==> flow/design.v <==
module DataAggregator(
           clk, reset, bit1, bit2, bit3, bit4, read_index_yaxis, read_index_xaxis,
           out_data_yaxis, out_data_xaxis, finished
       );
localparam MODE_WAIT_START = 0;
localparam MODE_WAIT_CHANNEL = 1;
localparam MODE_WAIT_DATA = 2;
localparam MODE_ASSIGN_DATA = 3;
input clk, reset;
input bit1, bit2, bit3, bit4;  
input [6:0] read_index_yaxis, read_index_xaxis;
output [15:0] out_data_yaxis;  
output [15:0] out_data_xaxis;  
output finished;
reg [15:0] data_yaxis [0:127];
reg [15:0] data_xaxis [0:127];
reg [15:0] bit1_data_buffer, bit2_data_buffer, bit3_data_buffer, bit4_data_buffer;
reg [3:0] bit1_data_buffer_index, bit2_data_buffer_index, bit3_data_buffer_index, bit4_data_buffer_index;
reg [4:0] data_index_yaxis1, data_index_yaxis2, data_index_yaxis3, data_index_yaxis4;
reg [4:0] data_index_xaxis1, data_index_xaxis2, data_index_xaxis3, data_index_xaxis4;
reg data_yaxis1_valid, data_yaxis2_valid, data_yaxis3_valid, data_yaxis4_valid;
reg data_xaxis1_valid, data_xaxis2_valid, data_xaxis3_valid, data_xaxis4_valid;
reg channel_bit1, channel_bit2, channel_bit3, channel_bit4;
reg [1:0] mode_bit1, mode_bit2, mode_bit3, mode_bit4;
wire data_yaxis_valid, data_xaxis_valid;
integer i;
always @(posedge clk) begin
    if (reset) begin
        for (i = 0; i < 128; i = i + 1) begin
            data_yaxis[i] <= 0;
            data_xaxis[i] <= 0;
        end
        bit1_data_buffer <= 0;
        bit2_data_buffer <= 0;
        bit3_data_buffer <= 0;
        bit4_data_buffer <= 0;
        bit1_data_buffer_index <= 0;
        bit2_data_buffer_index <= 0;
        bit3_data_buffer_index <= 0;
        bit4_data_buffer_index <= 0;
        data_index_yaxis1 <= 31;
        data_index_yaxis2 <= 31;
        data_index_yaxis3 <= 31;
        data_index_yaxis4 <= 31;
        data_index_xaxis1 <= 31;
        data_index_xaxis2 <= 31;
        data_index_xaxis3 <= 31;
        data_index_xaxis4 <= 31;
        data_yaxis1_valid <= 0;
        data_yaxis2_valid <= 0;
        data_yaxis3_valid <= 0;
        data_yaxis4_valid <= 0;
        data_xaxis1_valid <= 0;
        data_xaxis2_valid <= 0;
        data_xaxis3_valid <= 0;
        data_xaxis4_valid <= 0;
        channel_bit1 <= 0;
        channel_bit2 <= 0;
        channel_bit3 <= 0;
        channel_bit4 <= 0;
        mode_bit1 <= MODE_WAIT_START;
        mode_bit2 <= MODE_WAIT_START;
        mode_bit3 <= MODE_WAIT_START;
        mode_bit4 <= MODE_WAIT_START;
    end else begin
        if (mode_bit1 == MODE_WAIT_START) begin
            if (bit1) begin
                mode_bit1 <= MODE_WAIT_CHANNEL;
            end
        end else if (mode_bit1 == MODE_WAIT_CHANNEL) begin
            channel_bit1 <= bit1;
            mode_bit1 <= MODE_WAIT_DATA;
            bit1_data_buffer_index <= 15;
        end else if (mode_bit1 == MODE_WAIT_DATA) begin
            bit1_data_buffer[bit1_data_buffer_index] <= bit1;
            if (bit1_data_buffer_index >= 1) begin
                bit1_data_buffer_index <= bit1_data_buffer_index - 1;
            end else begin
                mode_bit1 <= MODE_ASSIGN_DATA;
            end
        end else if (mode_bit1 == MODE_ASSIGN_DATA) begin
            mode_bit1 <= MODE_WAIT_START;
            if (channel_bit1 == 0) begin  
                data_yaxis[data_index_yaxis1] <= bit1_data_buffer;
                if (data_index_yaxis1 >= 1) begin
                    data_index_yaxis1 <= data_index_yaxis1 - 1;
                    data_yaxis1_valid <= 0;
                end else begin
                    data_index_yaxis1 <= 31;
                    data_yaxis1_valid <= 1;
                end
            end else begin  
                data_yaxis[32 + data_index_yaxis2] <= bit1_data_buffer;
                if (data_index_yaxis2 >= 1) begin
                    data_index_yaxis2 <= data_index_yaxis2 - 1;
                    data_yaxis2_valid <= 0;
                end else begin
                    data_index_yaxis2 <= 31;
                    data_yaxis2_valid <= 1;
                end
            end
        end
        if (mode_bit2 == MODE_WAIT_START) begin
            if (bit2) begin
                mode_bit2 <= MODE_WAIT_CHANNEL;
            end
        end else if (mode_bit2 == MODE_WAIT_CHANNEL) begin
            channel_bit2 <= bit2;
            mode_bit2 <= MODE_WAIT_DATA;
            bit2_data_buffer_index <= 15;
        end else if (mode_bit2 == MODE_WAIT_DATA) begin
            bit2_data_buffer[bit2_data_buffer_index] <= bit2;
            if (bit2_data_buffer_index >= 1) begin
                bit2_data_buffer_index <= bit2_data_buffer_index - 1;
            end else begin
                mode_bit2 <= MODE_ASSIGN_DATA;
            end
        end else if (mode_bit2 == MODE_ASSIGN_DATA) begin
            mode_bit2 <= MODE_WAIT_START;
            if (channel_bit2 == 0) begin  
                data_yaxis[64 + data_index_yaxis3] <= bit2_data_buffer;
                if (data_index_yaxis3 >= 1) begin
                    data_index_yaxis3 <= data_index_yaxis3 - 1;
                    data_yaxis3_valid <= 0;
                end else begin
                    data_index_yaxis3 <= 31;
                    data_yaxis3_valid <= 1;
                end
            end else begin  
                data_yaxis[96 + data_index_yaxis4] <= bit2_data_buffer;
                if (data_index_yaxis4 >= 1) begin
                    data_index_yaxis4 <= data_index_yaxis4 - 1;
                    data_yaxis4_valid <= 0;
                end else begin
                    data_index_yaxis4 <= 31;
                    data_yaxis4_valid <= 1;
                end
            end
        end
        if (mode_bit3 == MODE_WAIT_START) begin
            if (bit3) begin
                mode_bit3 <= MODE_WAIT_CHANNEL;
            end
        end else if (mode_bit3 == MODE_WAIT_CHANNEL) begin
            channel_bit3 <= bit3;
            mode_bit3 <= MODE_WAIT_DATA;
            bit3_data_buffer_index <= 15;
        end else if (mode_bit3 == MODE_WAIT_DATA) begin
            bit3_data_buffer[bit3_data_buffer_index] <= bit3;
            if (bit3_data_buffer_index >= 1) begin
                bit3_data_buffer_index <= bit3_data_buffer_index - 1;
            end else begin
                mode_bit3 <= MODE_ASSIGN_DATA;
            end
        end else if (mode_bit3 == MODE_ASSIGN_DATA) begin
            mode_bit3 <= MODE_WAIT_START;
            if (channel_bit3 == 0) begin  
                data_xaxis[data_index_xaxis1] <= bit3_data_buffer;
                if (data_index_xaxis1 >= 1) begin
                    data_index_xaxis1 <= data_index_xaxis1 - 1;
                    data_xaxis1_valid <= 0;
                end else begin
                    data_index_xaxis1 <= 31;
                    data_xaxis1_valid <= 1;
                end
            end else begin  
                data_xaxis[32 + data_index_xaxis2] <= bit3_data_buffer;
                if (data_index_xaxis2 >= 1) begin
                    data_index_xaxis2 <= data_index_xaxis2 - 1;
                    data_xaxis2_valid <= 0;
                end else begin
                    data_index_xaxis2 <= 31;
                    data_xaxis2_valid <= 1;
                end
            end
        end
        if (mode_bit4 == MODE_WAIT_START) begin
            if (bit4) begin
                mode_bit4 <= MODE_WAIT_CHANNEL;
            end
        end else if (mode_bit4 == MODE_WAIT_CHANNEL) begin
            channel_bit4 <= bit4;
            mode_bit4 <= MODE_WAIT_DATA;
            bit4_data_buffer_index <= 15;
        end else if (mode_bit4 == MODE_WAIT_DATA) begin
            bit4_data_buffer[bit4_data_buffer_index] <= bit4;
            if (bit4_data_buffer_index >= 1) begin
                bit4_data_buffer_index <= bit4_data_buffer_index - 1;
            end else begin
                mode_bit4 <= MODE_ASSIGN_DATA;
            end
        end else if (mode_bit4 == MODE_ASSIGN_DATA) begin
            mode_bit4 <= MODE_WAIT_START;
            if (channel_bit4 == 0) begin  
                data_xaxis[64 + data_index_xaxis3] <= bit4_data_buffer;
                if (data_index_xaxis3 >= 1) begin
                    data_index_xaxis3 <= data_index_xaxis3 - 1;
                    data_xaxis3_valid <= 0;
                end else begin
                    data_index_xaxis3 <= 31;
                    data_xaxis3_valid <= 1;
                end
            end else begin  
                data_xaxis[96 + data_index_xaxis4] <= bit4_data_buffer;
                if (data_index_xaxis4 >= 1) begin
                    data_index_xaxis4 <= data_index_xaxis4 - 1;
                    data_xaxis4_valid <= 0;
                end else begin
                    data_index_xaxis4 <= 31;
                    data_xaxis4_valid <= 1;
                end
            end
        end
    end
end
assign out_data_yaxis = data_yaxis[read_index_yaxis];
assign out_data_xaxis = data_xaxis[read_index_xaxis];
assign data_yaxis_valid = (data_yaxis1_valid && data_yaxis2_valid && data_yaxis3_valid && data_yaxis4_valid);
assign data_xaxis_valid = (data_xaxis1_valid && data_xaxis2_valid && data_xaxis3_valid && data_xaxis4_valid);
assign finished = (data_yaxis_valid && data_xaxis_valid);
endmodule
* From RTL to reports: DataAggregator
The steps from the RTL of DataAggregator to its reports follow in flow order.
Lines are those of the file above, counted from 1.
Library cell names are shortened.
A cell with - has no value.
- Design top :: DataAggregator
- Clock input :: clk
- Standard-cell library :: sky130hd
- Library corner :: tt_025C_1v80

* Word-level counts
Source: Yosys, flattened and elaborated, memories not mapped. Widths are those after wreduce. Registers that Yosys merges into a memory's read port (data or address) are not register bits. Print and check cells do not count. Equal cells are merged and count once.
Memory sizes are those after Yosys's memory passes, which may raise the word count (mostly to a power of two), join words into wider ones and drop unused or constant bits.
- Div/mod/pow operators :: 0
- Bitwise gates (word level) :: 28
- $mul :: 0
- Muxes and demuxes :: 209
- Shift operators :: 8
- $lt $le $gt $ge :: 12
- Reduce/logical cells :: 51
- Eq/ne operators :: 20
- Add/sub/neg operators :: 22
** Operators by type and width (number)
- 16-bit two-way mux :: 52
- 7-bit two-way mux :: 52
- 1-bit by 5-bit variable shift with 16-bit output :: 4
- 1-bit by 5-bit variable shift with 16-bit output (first input constant) :: 4
- 16-bit bitwise AND :: 4
- 16-bit OR :: 4
- 16-bit inverter :: 4
- 16-bit OR reduction :: 4
- 1-bit two-way mux :: 61
- 4-bit two-way mux :: 12
- 2-bit two-way mux :: 24
- 5-bit by 1-bit subtractor with 5-bit output (second input constant) :: 8
- 5-bit by 1-bit >= comparator with 1-bit output (second input constant) :: 8
- 5-bit AND reduction :: 8
- 5-bit two-way mux :: 8
- 3-bit AND reduction :: 12
- 7-bit by 5-bit adder with 7-bit output (first input constant) :: 4
- 4-bit negator with 5-bit output :: 4
- 1-bit inverter :: 16
- 2-bit equality test (second input constant) :: 8
- 2-bit nonzero test :: 8
- 4-bit by 1-bit subtractor with 4-bit output (second input constant) :: 4
- 4-bit by 1-bit >= comparator with 1-bit output (second input constant) :: 4
- 4-bit != test (second input constant) :: 4
- 4-bit nonzero test :: 4
- 6-bit by 5-bit adder with 7-bit output (first input constant) :: 2
- 2-bit by 1-bit equality test with 1-bit output (second input constant) :: 4
- 2-bit != test (second input constant) :: 4
Other operator kinds: 3; their cells: 15.
- Memory bits (writable) :: 4096
- Output and inout port bits :: 33
- Memories :: 2
- Register bits after elaboration :: 140
- Bits in latches :: 0
- Bits in read-only memories :: 0
** Memories
- data_xaxis :: words 128, bits a word 16, RTL line 16 : reg [15:0] data_xaxis [0:127];
- data_yaxis :: words 128, bits a word 16, RTL line 15 : reg [15:0] data_yaxis [0:127];

* Longest topological paths
Depth = most cells in a row (Yosys ltp): at word level without a register or memory, in the mapped netlist without a sequential cell, where the memories' decode and read muxes count.
- Depth in word-level cells :: 8
- ABC_AREA :: 0
- Gate-level depth with buffers :: 9
- Depth with buffers taken out :: 7

* After synthesis
The flow's flattened synthesis, as Yosys stat reports it; memories are mapped. The netlist is that of the ABC_AREA named above (0 if unset); the other value can give another one.
- Cell count :: 12113
- Synthesis area :: 194066.1 µm²
- Flip-flop cells :: 4244
- Area of sequential cells :: 125960.8 µm²
** Cell types (number)
- edfxtp_1 :: 4096
- mux4_2 :: 1344
- and2_1 :: 4097
- clkbuf_1 :: 938
- dfxtp_1 :: 148
- or2_2 :: 259
- nor2_1 :: 343
- buf_2 :: 103
- ha_1 :: 39
- mux2_2 :: 37
- nand2_1 :: 99
- nand3_1 :: 63
- a21oi_1 :: 58
- mux2i_1 :: 27
- nor3_1 :: 40
- nand3b_1 :: 26
- buf_1 :: 50
- xnor2_1 :: 21
Not listed: further types 47, cells in them 325.

* Timing after synthesis
OpenSTA on the mapped netlist: ideal clock, no wires. The path of least setup slack (recovery checks aside). Input and output delay are each 20% of the period. Register names are those of the netlist, which keeps one name where synthesis merged equal registers.
- Path kind :: input to output
- Start point :: input port read_index_xaxis[0]
- End point :: output port out_data_xaxis[0]
- Output delay :: 2000 ps
- Driving pins on the path :: 6
- Period :: 10000 ps
- Path slack :: 3587 ps
- External input delay :: 2000 ps
- Data arrival time :: 4413 ps
- Buffers on the path :: 2
- Path delay :: 2413 ps
- Synthesis period reached :: 6413 ps
"path delay" = arrival - input delay + setup time.
A path that ends at an output port has no setup time.
"driving pins on the path": output pins that drive a net of the path, with the launching flip-flop's if there is one; two outputs of one cell count as two.
"synthesis period reached" = period - worst setup slack (recovery checks aside). The figure is calculated, with input and output delays left at 20% of the set period.
Between the ends stands the longest chain of elaborated cells between them, by number of cells; it is not shown to be the way that was timed. Of several equally long chains one is given.
A line is the first line of the expression or statement that the cell stems from. Yosys adds cells for indexed reads and writes and turns some case tables into memories.
The chain passes a memory read, where the word-level depth is cut; so it can be longer than that depth.
- Cell sequence :: buf_4 > buf_1 > mux4_2 > mux4_2 > mux4_2 > mux2_2
- Length of the longest elaborated chain :: 1
- Elaborated cells between the ends (all ways) :: 1
- RTL lines with such cells :: 1
** Ends and longest elaborated chain, after synthesis
- start: declaration :: RTL line 11 : input [6:0] read_index_yaxis, read_index_xaxis;
- memory 128 x 16 bit :: RTL line 16 : reg [15:0] data_xaxis [0:127];
- end: declaration :: RTL line 13 : output [15:0] out_data_xaxis;

* Worst path after layout
Path of least setup slack in the final report of run A (OpenROAD, finished layout, wires in). Where an end is a register, its clock arrival counts in the times.
The report prints the path's times to 10 ps; the period is as set.
- Path kind :: input to output
- Start point :: input port read_index_yaxis[2]
- End point :: output port out_data_yaxis[4]
- Path slack :: 1020 ps
- External input delay :: 1970 ps
- Data arrival time :: 6880 ps
- Period :: 9870 ps
- Output delay :: 1970 ps
- Buffers on the path :: 5
- Driving pins on the path :: 9
Between the ends stands the longest chain of elaborated cells between them, by number of cells; it is not shown to be the way that was timed. Of several equally long chains one is given.
The chain passes a memory read, where the word-level depth is cut; so it can be longer than that depth.
- Cell sequence :: clkbuf_2 > clkbuf_2 > buf_16 > clkbuf_1 > mux4_2 > mux4_2 > mux4_2 > mux2_2 > clkdlybuf4s50_1
- Length of the longest elaborated chain :: 1
- Elaborated cells between the ends (all ways) :: 1
- RTL lines with such cells :: 1
** Ends and longest elaborated chain, after layout
- start: declaration :: RTL line 11 : input [6:0] read_index_yaxis, read_index_xaxis;
- memory 128 x 16 bit :: RTL line 15 : reg [15:0] data_yaxis [0:127];
- end: declaration :: RTL line 12 : output [15:0] out_data_yaxis;

Ticket comment

Measured data: module DataAggregator, platform sky130hd, 2 stored runs of the flow under differing settings, order arbitrary. Input and output delays are each 20% of the period that was set; the output load is 0.01 pF.
"clock period achieved" means the clock period less the worst setup slack. The figure is calculated, with input and output delays left at 20% of the set period.
"allowed time less slack (worst setup path)" means the part of the period allowed to the worst setup path (the constraints hold back 20% at inputs and 20% at outputs) less its slack; where the path has registers, the arrival times of their clocks count too.
"power consumption": no workload was simulated; the value follows from the tool's default switching activity.
"allowed time less slack (worst setup path)" is known to 10 ps.

* Run A
** Files
==> flow/run.sh <==
#!/bin/bash
# the make line also repeats the synthesis and layout settings of config.mk as NAME=value (left out here)
make -C /OpenROAD-flow-scripts/flow DESIGN_CONFIG=/design/flow/config.mk WORK_HOME=/design/flow/orfs CLKGATE_MAP_FILE= finish
==> flow/config.mk <==
export PLATFORM = sky130hd
export DESIGN_NAME = DataAggregator
export DESIGN_NICKNAME = DataAggregator
export VERILOG_FILES = /design/flow/design.v
export SDC_FILE = /design/flow/constraint.sdc
export NUM_CORES = 4
export LEC_CHECK = 0
export CAP_MARGIN = 20
export CELL_PAD_IN_SITES_GLOBAL_PLACEMENT = 1
export CORE_MARGIN = 5
export CORE_UTILIZATION = 40
export CTS_CLUSTER_SIZE = 97
export GPL_ROUTABILITY_DRIVEN = 0
export GPL_TIMING_DRIVEN = 0
export HOLD_SLACK_MARGIN = 0.23
export MAX_ROUTING_LAYER = met5
export PLACE_DENSITY_LB_ADDON = 0.28
export SLEW_MARGIN = 15
==> flow/constraint.sdc <==
create_clock -name core_clock -period 9.87 [get_ports {clk}]
set_input_delay 1.9740 -clock core_clock [delete_from_list [all_inputs] [get_ports {clk}]]
set_output_delay 1.9740 -clock core_clock [all_outputs]
set_load 0.01 [all_outputs]
** Results
- Lowest hold slack :: 468 ps
- Setup TNS :: 0 ps
- Area of the die :: 499,199.0 µm²
- Power consumption :: 41.451 mW
- Standard-cell area after layout :: 220,105.0 µm²
- Synthesized cell area :: 194,066.1 µm²
- Allowed time less slack (worst setup path) :: 4,910 ps
- Kind of the worst setup path :: input to output
- Worst setup slack after layout :: 1,016 ps
- Clock period achieved :: 8,854 ps
- Post-route utilization :: 45.6%

* Run B
** Files
==> flow/run.sh <==
#!/bin/bash
# the make line also repeats the synthesis and layout settings of config.mk as NAME=value (left out here)
make -C /OpenROAD-flow-scripts/flow DESIGN_CONFIG=/design/flow/config.mk WORK_HOME=/design/flow/orfs CLKGATE_MAP_FILE= finish
==> flow/config.mk <==
export PLATFORM = sky130hd
export DESIGN_NAME = DataAggregator
export DESIGN_NICKNAME = DataAggregator
export VERILOG_FILES = /design/flow/design.v
export SDC_FILE = /design/flow/constraint.sdc
export NUM_CORES = 4
export LEC_CHECK = 0
export CAP_MARGIN = 20
export CORE_MARGIN = 2
export CORE_UTILIZATION = 45
export PLACE_DENSITY = 0.6
export SETUP_SLACK_MARGIN = -0.13
export SLEW_MARGIN = 20
==> flow/constraint.sdc <==
create_clock -name core_clock -period 8.06 [get_ports {clk}]
set_input_delay 1.6120 -clock core_clock [delete_from_list [all_inputs] [get_ports {clk}]]
set_output_delay 1.6120 -clock core_clock [all_outputs]
set_load 0.01 [all_outputs]
** Results
- Lowest hold slack :: 455 ps
- Setup TNS :: 0 ps
- Area of the die :: 436,524.0 µm²
- Power consumption :: 48.762 mW
- Standard-cell area after layout :: 215,557.0 µm²
- Synthesized cell area :: 194,066.1 µm²
- Allowed time less slack (worst setup path) :: 3,690 ps
- Kind of the worst setup path :: input to output
- Worst setup slack after layout :: 1,143 ps
- Clock period achieved :: 6,917 ps
- Post-route utilization :: 50.1%
